==> flow/design.v <==
`timescale 1ns / 1ps
module SelectionOfAvatar(
	input [1:0] mode,
	input [5:0] userID,
	input [1:0] candidate,  
	input CLK,
	input rst,  
	output reg [1:0] ballotBoxId,
	output reg [5:0] numberOfRegisteredVoters,
	output reg [5:0] numberOfVotesWinner,  
	output reg [1:0] WinnerId,
	output reg AlreadyRegistered,
	output reg AlreadyVoted,
	output reg NotRegistered,
	output reg VotingHasNotStarted,
	output reg RegistrationHasEnded
	);
    reg [5:0] registered [0:63];
    reg [5:0] voted [0:63];
    integer i, clock, registeredNum, votedNum;
    integer airV, fireV, waterV, earthV;
	always @(posedge CLK)
	begin
	if (rst) begin
        clock = 0;
		registeredNum = 0;
		votedNum = 0;
		airV = 0;
		fireV = 0;
		waterV = 0;
		earthV = 0;
		for(i=0; i<64; i = i+1) begin
            registered[i]=6'b000000;
            voted[i]=6'b000000;
        end
        ballotBoxId =0;
        numberOfRegisteredVoters=0;
        numberOfVotesWinner=0;
        WinnerId=0;
        AlreadyRegistered=0;
        AlreadyVoted=0;
        NotRegistered=0;
        VotingHasNotStarted=0;
        RegistrationHasEnded=0;
	end
	else begin
		clock=clock+1;
        ballotBoxId =0;
        numberOfRegisteredVoters=0;
        numberOfVotesWinner=0;
        WinnerId=0;
        AlreadyRegistered=0;
        AlreadyVoted=0;
        NotRegistered=0;
        VotingHasNotStarted=0;
        RegistrationHasEnded=0;
        if(clock<=100) begin
            ballotBoxId=userID[5:4];
            if(mode==1) begin
                VotingHasNotStarted=1;
            end
            if(mode==0) begin
                if(registered[userID]==0) begin
                    registered[userID]=1;
                    ballotBoxId=userID[5:4];
                    registeredNum=registeredNum+1;
                end
                else begin 
                    AlreadyRegistered=1;
                    ballotBoxId=userID[5:4];
                end
            end
            numberOfRegisteredVoters=registeredNum;
        end
        else if(clock<=200) begin
            ballotBoxId=userID[5:4];
            numberOfRegisteredVoters=registeredNum;
            if(mode==0) begin
                RegistrationHasEnded=1;
            end
            if(mode==1) begin
                if(registered[userID]==1) begin
                    if(voted[userID]==0)begin
                        voted[userID]=1;
                        if(candidate==0)begin
                            airV=airV+1;
                        end
                        if(candidate==1)begin
                            fireV=fireV+1;
                        end
                        if(candidate==2)begin
                            waterV=waterV+1;
                        end
                        if(candidate==3)begin
                            earthV=earthV+1;
                        end
                    end 
                    else begin
                        AlreadyVoted=1;
                    end   
                end
                else begin
                    NotRegistered=1;
                end
            end    
        end
        else if(clock>200) begin
            numberOfRegisteredVoters=registeredNum;
            numberOfVotesWinner=airV;
            WinnerId=2'b0;
            if (fireV > numberOfVotesWinner) begin
				numberOfVotesWinner = fireV;
				WinnerId = 2'b01;
			end
			if (waterV > numberOfVotesWinner) begin
				numberOfVotesWinner = waterV;
				WinnerId = 2'b10;
			end
			if (earthV> numberOfVotesWinner) begin
				numberOfVotesWinner = earthV;
				WinnerId = 2'b11;
			end
        end
	end
	end
endmodule
Lab notebook: SelectionOfAvatar

* Reports on SelectionOfAvatar
Each step is given for the RTL above and for the edited RTL.
Lines under "before" count in the file above, lines under "after" in the edited file.
"change": "after" minus "before" as printed here.
Operators: Yosys type, input widths -> output width; for muxes data width and select width s.
The mark - stands for no value.
- Top module :: SelectionOfAvatar
- Clock port :: CLK
- Cell library :: sky130hd
- Timing corner :: tt_025C_1v80

* Diff
The edit as a unified diff against the file above.
The edited RTL no longer does the same as the RTL above: the edit was made by script, with no optimisation intended.
#+begin_src diff
@@ -83,5 +83,5 @@
                     if(voted[userID]==0)begin
                         voted[userID]=1;
-                        if(candidate==0)begin
+                        begin
                             airV=airV+1;
                         end
#+end_src

* Elaborated design
Counts by Yosys on the flattened word-level netlist (proc, flatten, opt, wreduce). Print and check cells are left out. Cells with the same type and inputs are merged into one.
** Storage and ports
- flip-flop bits (word level) :: before 981, after 981, change 0
- output and inout port bits :: before 21, after 21, change 0
- word-level cells :: before 606, after 605, change -1
** Operators by class
- add/sub/neg operators :: before 6, after 6, change 0
- order comparisons :: before 6, after 6, change 0
- equal/unequal tests :: before 68, after 68, change 0
- muxes and demuxes :: before 104, after 104, change 0
- bitwise operators :: before 70, after 70, change 0
- reduce/logical cells :: before 208, after 207, change -1
** Operators with widths
- $reduce_and 6->1 :: before 68, after 67, change -1
- $logic_not 2->1 :: before 2, after 1, change -1
- $reduce_and 5->1 :: before 0, after 1, change +1
- $mux 6 :: before 92, after 92, change 0
- $not 1->1 :: before 70, after 70, change 0
- $reduce_and 4->1 :: before 64, after 64, change 0
- $reduce_or 63->1 :: before 64, after 64, change 0
- $eq 6x6->1 const B :: before 32, after 32, change 0
- $eq 6x5->1 const B :: before 16, after 16, change 0
- $eq 6x4->1 const B :: before 8, after 8, change 0
- $add 32x2->32 const B :: before 6, after 6, change 0
- $mux 1 :: before 6, after 6, change 0
- $eq 6x3->1 const B :: before 4, after 4, change 0
- $mux 2 :: before 4, after 4, change 0
- $gt 32x6->1 :: before 3, after 3, change 0
- $logic_not 6->1 :: before 3, after 3, change 0
- $eq 2x1->1 const B :: before 2, after 2, change 0
- $eq 2x2->1 const B :: before 2, after 2, change 0
- $eq 6x1->1 const B :: before 2, after 2, change 0
- $eq 6x2->1 const B :: before 2, after 2, change 0
- $pmux 6 s64 :: before 2, after 2, change 0
- $reduce_or 3->1 :: before 2, after 2, change 0
- $reduce_or 4->1 :: before 2, after 2, change 0
- $gt 32x9->1 const B :: before 1, after 1, change 0
- $le 32x8->1 const B :: before 1, after 1, change 0
- $le 32x9->1 const B :: before 1, after 1, change 0
- $reduce_and 3->1 :: before 1, after 1, change 0
- $reduce_or 2->1 :: before 1, after 1, change 0
- $reduce_or 5->1 :: before 1, after 1, change 0

* Depth
Longest topological path by Yosys (ltp), each cell counted once; first at word level (registers and memories cut), then after technology mapping (sequential cells cut; the memories' decode and read muxes count).
** Logic depth
- word-level depth :: before 14, after 14, change 0
- ABC_AREA :: before 0, after 0
- depth in mapped cells :: before 28, after 29, change +1
- mapped depth without buffers :: before 27, after 27, change 0

* Netlist
The flow's flattened synthesis, as Yosys stat reports it; memories are mapped. The netlist is that of the ABC_AREA named above (0 if unset); the other value can give another one.
** Cells by type
- sky130_fd_sc_hd__a21oi_1 :: before 43, after 222, change +179
- sky130_fd_sc_hd__nor2_1 :: before 129, after 266, change +137
- sky130_fd_sc_hd__nand2_1 :: before 201, after 93, change -108
- sky130_fd_sc_hd__o2bb2ai_1 :: before 63, after 4, change -59
- sky130_fd_sc_hd__o41ai_1 :: before 60, after 7, change -53
- sky130_fd_sc_hd__clkbuf_1 :: before 122, after 81, change -41
- sky130_fd_sc_hd__o21ai_0 :: before 19, after 56, change +37
- sky130_fd_sc_hd__or2_2 :: before 37, after 4, change -33
- sky130_fd_sc_hd__o211ai_1 :: before 35, after 2, change -33
- sky130_fd_sc_hd__o311ai_0 :: before 22, after 1, change -21
- sky130_fd_sc_hd__a31oi_1 :: before 7, after 27, change +20
- sky130_fd_sc_hd__nor2b_1 :: before 34, after 16, change -18
- sky130_fd_sc_hd__buf_2 :: before 16, after 34, change +18
- sky130_fd_sc_hd__o31ai_1 :: before 34, after 51, change +17
- sky130_fd_sc_hd__mux2_2 :: before 30, after 13, change -17
- sky130_fd_sc_hd__inv_1 :: before 59, after 47, change -12
- sky130_fd_sc_hd__or3_1 :: before 19, after 31, change +12
- sky130_fd_sc_hd__o311ai_1 :: before 10, after 1, change -9
The list need not be complete.
** Synthesis totals
- standard cells after synthesis :: before 1768, after 1802, change +34
- cell area after synthesis (um^2) :: before 14976.9, after 14587.7, change -389.2
- sequential part of the area (um^2) :: before 5785.5, after 5785.5, change 0.0
- flip-flops :: before 289, after 289, change 0

* Worst setup path after synthesis
Path of least setup slack by OpenSTA after synthesis, without wires, with an ideal clock, recovery checks aside; 20% of the period is set as input and as output delay. Where synthesis merged equal registers, the netlist keeps one of their names.
** Timing path post-synthesis
- path kind :: before register to register, after register to register
- start :: before reg airV[1], after reg airV[4]
- end :: before reg numberOfVotesWinner[1], after reg numberOfVotesWinner[0]
- period (ns) :: before 6.0, after 6.0, change 0.0
- setup time (ns) :: before 0.072, after 0.124, change +0.052
- time at the first pin (ns) :: before 0.000, after 0.000, change 0.000
- arrival (ns) :: before 5.027, after 4.953, change -0.074
- required time (ns) :: before 5.928, after 5.876, change -0.052
- slack (ns) :: before 0.902, after 0.923, change +0.021
- delay of the path (ns) :: before 5.099, after 5.077, change -0.022
- stages on the path :: before 29, after 28, change -1
- synthesis period reached (ns) :: before 5.098, after 5.077, change -0.021
"delay of the path" = arrival - input delay + setup time.
"stages on the path" counts driving pins, that of a launching flip-flop among them; a cell with two outputs on the path counts twice.
"synthesis period reached" is the clock period less the worst setup slack; recovery checks do not enter. This is arithmetic on one report: input and output delays are still those of the set period (20% each).
Between the ends stands the longest chain of elaborated cells between them, by number of cells; it is not shown to be the way that was timed. Of several equally long chains one is given.
A line is the first line of the expression or statement that the cell stems from. Yosys adds cells for indexed reads and writes and turns some case tables into memories.
At most two assigning lines are given for a register; there are more.
On the way, post-synthesis, before:
- Cell sequence :: sky130_fd_sc_hd__dfxtp_1 > sky130_fd_sc_hd__inv_1 > sky130_fd_sc_hd__ha_1 > sky130_fd_sc_hd__nor2b_1 > sky130_fd_sc_hd__o21ai_0 > sky130_fd_sc_hd__a21oi_1 > sky130_fd_sc_hd__a211oi_1 > sky130_fd_sc_hd__o21ai_1 > sky130_fd_sc_hd__mux2_2 > sky130_fd_sc_hd__inv_1 > sky130_fd_sc_hd__ha_1 > sky130_fd_sc_hd__nor2b_1 > sky130_fd_sc_hd__o21a_1 > sky130_fd_sc_hd__o21ai_0 > sky130_fd_sc_hd__nand2b_1 > sky130_fd_sc_hd__a211oi_1 > sky130_fd_sc_hd__o21ai_1 > sky130_fd_sc_hd__mux2i_1 > sky130_fd_sc_hd__ha_1 > sky130_fd_sc_hd__nor2b_1 > sky130_fd_sc_hd__o21a_1 > sky130_fd_sc_hd__o21a_1 > sky130_fd_sc_hd__o21ai_0 > sky130_fd_sc_hd__nand2b_1 > sky130_fd_sc_hd__a21oi_1 > sky130_fd_sc_hd__o21ai_0 > sky130_fd_sc_hd__clkbuf_1 > sky130_fd_sc_hd__or2_2 > sky130_fd_sc_hd__a21oi_1
- Length of the longest elaborated chain :: 14
- Elaborated cells between the ends (all ways) :: 14
** Ends and longest elaborated chain, post-synthesis, before
- start, declared :: RTL line 21 : integer airV, fireV, waterV, earthV;
- start, assigned :: RTL line 28 : airV = 0;
- start, assigned :: RTL line 86 : airV=airV+1;
- $gt 32x6->1 :: RTL line 111 : if (fireV > numberOfVotesWinner) begin
- $mux 6 :: RTL line 111
- $mux 6 :: RTL line 107 : else if(clock>200) begin
- $mux 6 :: RTL line 75 : else if(clock<=200) begin
- $mux 6 :: RTL line 57 : if(clock<=100) begin
- $mux 6 :: RTL line 24 : if (rst) begin
- $gt 32x6->1 :: RTL line 115 : if (waterV > numberOfVotesWinner) begin
- $mux 6 :: RTL line 115
- $mux 6 :: RTL line 107
- $mux 6 :: RTL line 75
- $mux 6 :: RTL line 57
- $mux 6 :: RTL line 24
- $gt 32x6->1 :: RTL line 119 : if (earthV> numberOfVotesWinner) begin
- $mux 6 :: RTL line 119
- end, assigned :: RTL line 116 : numberOfVotesWinner = waterV;
- end, assigned :: RTL line 120 : numberOfVotesWinner = earthV;
- end, declared :: RTL line 10 : output reg [5:0] numberOfVotesWinner,
On the way, post-synthesis, after:
- Cell sequence :: sky130_fd_sc_hd__dfxtp_1 > sky130_fd_sc_hd__inv_1 > sky130_fd_sc_hd__ha_1 > sky130_fd_sc_hd__nand3_1 > sky130_fd_sc_hd__or2_2 > sky130_fd_sc_hd__a211o_1 > sky130_fd_sc_hd__clkbuf_1 > sky130_fd_sc_hd__mux2i_1 > sky130_fd_sc_hd__ha_1 > sky130_fd_sc_hd__nor2b_1 > sky130_fd_sc_hd__o21ai_0 > sky130_fd_sc_hd__nand2b_1 > sky130_fd_sc_hd__a221oi_1 > sky130_fd_sc_hd__a41oi_1 > sky130_fd_sc_hd__or3_1 > sky130_fd_sc_hd__clkbuf_1 > sky130_fd_sc_hd__mux2i_1 > sky130_fd_sc_hd__inv_1 > sky130_fd_sc_hd__ha_1 > sky130_fd_sc_hd__nor2b_1 > sky130_fd_sc_hd__o21a_1 > sky130_fd_sc_hd__o21a_1 > sky130_fd_sc_hd__o21ai_0 > sky130_fd_sc_hd__nand2b_1 > sky130_fd_sc_hd__a21oi_1 > sky130_fd_sc_hd__o21ai_1 > sky130_fd_sc_hd__mux2i_1 > sky130_fd_sc_hd__nor2_1
- Length of the longest elaborated chain :: 14
- Elaborated cells between the ends (all ways) :: 14
** Ends and longest elaborated chain, post-synthesis, after
- start, declared :: RTL line 21 : integer airV, fireV, waterV, earthV;
- start, assigned :: RTL line 28 : airV = 0;
- start, assigned :: RTL line 86 : airV=airV+1;
- $gt 32x6->1 :: RTL line 111 : if (fireV > numberOfVotesWinner) begin
- $mux 6 :: RTL line 111
- $mux 6 :: RTL line 107 : else if(clock>200) begin
- $mux 6 :: RTL line 75 : else if(clock<=200) begin
- $mux 6 :: RTL line 57 : if(clock<=100) begin
- $mux 6 :: RTL line 24 : if (rst) begin
- $gt 32x6->1 :: RTL line 115 : if (waterV > numberOfVotesWinner) begin
- $mux 6 :: RTL line 115
- $mux 6 :: RTL line 107
- $mux 6 :: RTL line 75
- $mux 6 :: RTL line 57
- $mux 6 :: RTL line 24
- $gt 32x6->1 :: RTL line 119 : if (earthV> numberOfVotesWinner) begin
- $mux 6 :: RTL line 119
- end, assigned :: RTL line 116 : numberOfVotesWinner = waterV;
- end, assigned :: RTL line 120 : numberOfVotesWinner = earthV;
- end, declared :: RTL line 10 : output reg [5:0] numberOfVotesWinner,

* Path in the finished layout
From the final timing report of each run of pair 1: the path of least setup slack in the routed layout; clock arrival at registers is part of the times.
** Timing path post-layout
- path kind :: before register to register, after register to register
- start :: before reg airV[1], after reg airV[1]
- end :: before reg numberOfVotesWinner[4], after reg WinnerId[0]
- period (ns) :: before 5.71, after 5.71, change 0.00
- setup time (ns) :: before 0.08, after 0.12, change +0.04
- time at the first pin (ns) :: before 0.50, after 0.53, change +0.03
- arrival (ns) :: before 5.67, after 5.69, change +0.02
- required time (ns) :: before 6.14, after 6.12, change -0.02
- slack (ns) :: before 0.47, after 0.43, change -0.04
- stages on the path :: before 29, after 27, change -2
Between the ends stands the longest chain of elaborated cells between them, by number of cells; it is not shown to be the way that was timed. Of several equally long chains one is given.
At most two assigning lines are given for a register; there are more.
On the way, post-layout, before:
- Cell sequence :: sky130_fd_sc_hd__dfxtp_1 > sky130_fd_sc_hd__inv_1 > sky130_fd_sc_hd__ha_1 > sky130_fd_sc_hd__nor2b_1 > sky130_fd_sc_hd__o21ai_0 > sky130_fd_sc_hd__a21oi_1 > sky130_fd_sc_hd__a211oi_1 > sky130_fd_sc_hd__o21ai_2 > sky130_fd_sc_hd__mux2_2 > sky130_fd_sc_hd__inv_1 > sky130_fd_sc_hd__ha_1 > sky130_fd_sc_hd__nor2b_1 > sky130_fd_sc_hd__o21a_1 > sky130_fd_sc_hd__o21ai_0 > sky130_fd_sc_hd__nand2b_1 > sky130_fd_sc_hd__a211oi_1 > sky130_fd_sc_hd__o21ai_2 > sky130_fd_sc_hd__mux2i_1 > sky130_fd_sc_hd__ha_1 > sky130_fd_sc_hd__nor2b_1 > sky130_fd_sc_hd__o21a_1 > sky130_fd_sc_hd__o21a_1 > sky130_fd_sc_hd__o21ai_0 > sky130_fd_sc_hd__nand2b_1 > sky130_fd_sc_hd__a21oi_1 > sky130_fd_sc_hd__o21ai_0 > sky130_fd_sc_hd__buf_4 > sky130_fd_sc_hd__or2_2 > sky130_fd_sc_hd__a21oi_1
- Length of the longest elaborated chain :: 14
- Elaborated cells between the ends (all ways) :: 14
** Ends and longest elaborated chain, post-layout, before
- start, declared :: RTL line 21 : integer airV, fireV, waterV, earthV;
- start, assigned :: RTL line 28 : airV = 0;
- start, assigned :: RTL line 86 : airV=airV+1;
- $gt 32x6->1 :: RTL line 111 : if (fireV > numberOfVotesWinner) begin
- $mux 6 :: RTL line 111
- $mux 6 :: RTL line 107 : else if(clock>200) begin
- $mux 6 :: RTL line 75 : else if(clock<=200) begin
- $mux 6 :: RTL line 57 : if(clock<=100) begin
- $mux 6 :: RTL line 24 : if (rst) begin
- $gt 32x6->1 :: RTL line 115 : if (waterV > numberOfVotesWinner) begin
- $mux 6 :: RTL line 115
- $mux 6 :: RTL line 107
- $mux 6 :: RTL line 75
- $mux 6 :: RTL line 57
- $mux 6 :: RTL line 24
- $gt 32x6->1 :: RTL line 119 : if (earthV> numberOfVotesWinner) begin
- $mux 6 :: RTL line 119
- end, assigned :: RTL line 116 : numberOfVotesWinner = waterV;
- end, assigned :: RTL line 120 : numberOfVotesWinner = earthV;
- end, declared :: RTL line 10 : output reg [5:0] numberOfVotesWinner,
On the way, post-layout, after:
- Cell sequence :: sky130_fd_sc_hd__dfxtp_1 > sky130_fd_sc_hd__inv_1 > sky130_fd_sc_hd__ha_1 > sky130_fd_sc_hd__a21o_1 > sky130_fd_sc_hd__a21oi_1 > sky130_fd_sc_hd__o21ai_0 > sky130_fd_sc_hd__a211o_1 > sky130_fd_sc_hd__mux2i_1 > sky130_fd_sc_hd__ha_1 > sky130_fd_sc_hd__nor2b_1 > sky130_fd_sc_hd__o21ai_0 > sky130_fd_sc_hd__nand2b_1 > sky130_fd_sc_hd__a221oi_1 > sky130_fd_sc_hd__a41oi_1 > sky130_fd_sc_hd__or3_4 > sky130_fd_sc_hd__mux2i_1 > sky130_fd_sc_hd__inv_1 > sky130_fd_sc_hd__ha_1 > sky130_fd_sc_hd__nor2b_1 > sky130_fd_sc_hd__o21a_1 > sky130_fd_sc_hd__o21a_1 > sky130_fd_sc_hd__o21ai_0 > sky130_fd_sc_hd__nand2b_1 > sky130_fd_sc_hd__a21oi_1 > sky130_fd_sc_hd__o21ai_4 > sky130_fd_sc_hd__a21oi_1 > sky130_fd_sc_hd__nor2_1
- Length of the longest elaborated chain :: 14
- Elaborated cells between the ends (all ways) :: 16
** Ends and longest elaborated chain, post-layout, after
- start, declared :: RTL line 21 : integer airV, fireV, waterV, earthV;
- start, assigned :: RTL line 28 : airV = 0;
- start, assigned :: RTL line 86 : airV=airV+1;
- $gt 32x6->1 :: RTL line 111 : if (fireV > numberOfVotesWinner) begin
- $mux 6 :: RTL line 111
- $mux 6 :: RTL line 107 : else if(clock>200) begin
- $mux 6 :: RTL line 75 : else if(clock<=200) begin
- $mux 6 :: RTL line 57 : if(clock<=100) begin
- $mux 6 :: RTL line 24 : if (rst) begin
- $gt 32x6->1 :: RTL line 115 : if (waterV > numberOfVotesWinner) begin
- $mux 6 :: RTL line 115
- $mux 6 :: RTL line 107
- $mux 6 :: RTL line 75
- $mux 6 :: RTL line 57
- $mux 6 :: RTL line 24
- $gt 32x6->1 :: RTL line 119 : if (earthV> numberOfVotesWinner) begin
- $mux 2 :: RTL line 119
- end, assigned :: RTL line 117 : WinnerId = 2'b10;
- end, assigned :: RTL line 121 : WinnerId = 2'b11;
- end, declared :: RTL line 11 : output reg [1:0] WinnerId,

* Layout results
Both versions went through the flow (Yosys, OpenROAD) with the same settings in each pair. Constraints: input delay and output delay 20% of the set period each, output load 0.01 pF.
Flow settings, pair 1:
- CORE_UTILIZATION :: 40
- period_ns :: 5.71
- CAP_MARGIN :: 20
- CORE_MARGIN :: 2
- SLEW_MARGIN :: 20
** Final reports, pair 1
- chip area in the Yosys report (um^2) :: before 14976.9, after 14587.7, change -389.2
- die size (um^2) :: before 39006.2, after 38013.3, change -992.9
- standard-cell area of the final layout (um^2) :: before 16862.4, after 16540.9, change -321.5
- worst setup slack after layout (ns) :: before 0.466, after 0.427, change -0.039
- post-route setup TNS (ns) :: before 0.000, after 0.000, change 0.000
- worst hold slack in the final report (ns) :: before 0.451, after 0.466, change +0.015
- power consumption (µW) :: before 4448, after 4510, change +62
- achieved clock period (ns) :: before 5.244, after 5.283, change +0.039
Flow settings, pair 2:
- CORE_UTILIZATION :: 46
- CTS_CLUSTER_SIZE :: 65
- MAX_ROUTING_LAYER :: met4
- PLACE_DENSITY_LB_ADDON :: 0.04
- SETUP_SLACK_MARGIN :: 1.42
- period_ns :: 6.07
- CAP_MARGIN :: 20
- CORE_MARGIN :: 2
- SLEW_MARGIN :: 20
** Final reports, pair 2
- chip area in the Yosys report (um^2) :: before 14976.9, after 14587.7, change -389.2
- die size (um^2) :: before 34018.1, after 33153.1, change -865.0
- standard-cell area of the final layout (um^2) :: before 17350.4, after 16940.0, change -410.4
- worst setup slack after layout (ns) :: before 1.385, after 1.146, change -0.239
- post-route setup TNS (ns) :: before 0.000, after 0.000, change 0.000
- worst hold slack in the final report (ns) :: before 0.445, after 0.465, change +0.020
- power consumption (µW) :: before 4262, after 4361, change +99
- achieved clock period (ns) :: before 4.685, after 4.924, change +0.239
"achieved clock period": clock period set for the run, less the worst setup slack. It is reckoned from that one timing run; input and output delays stay at 20% of the period that was set.
"power consumption" is the tool's figure for a default switching activity; nothing was simulated.
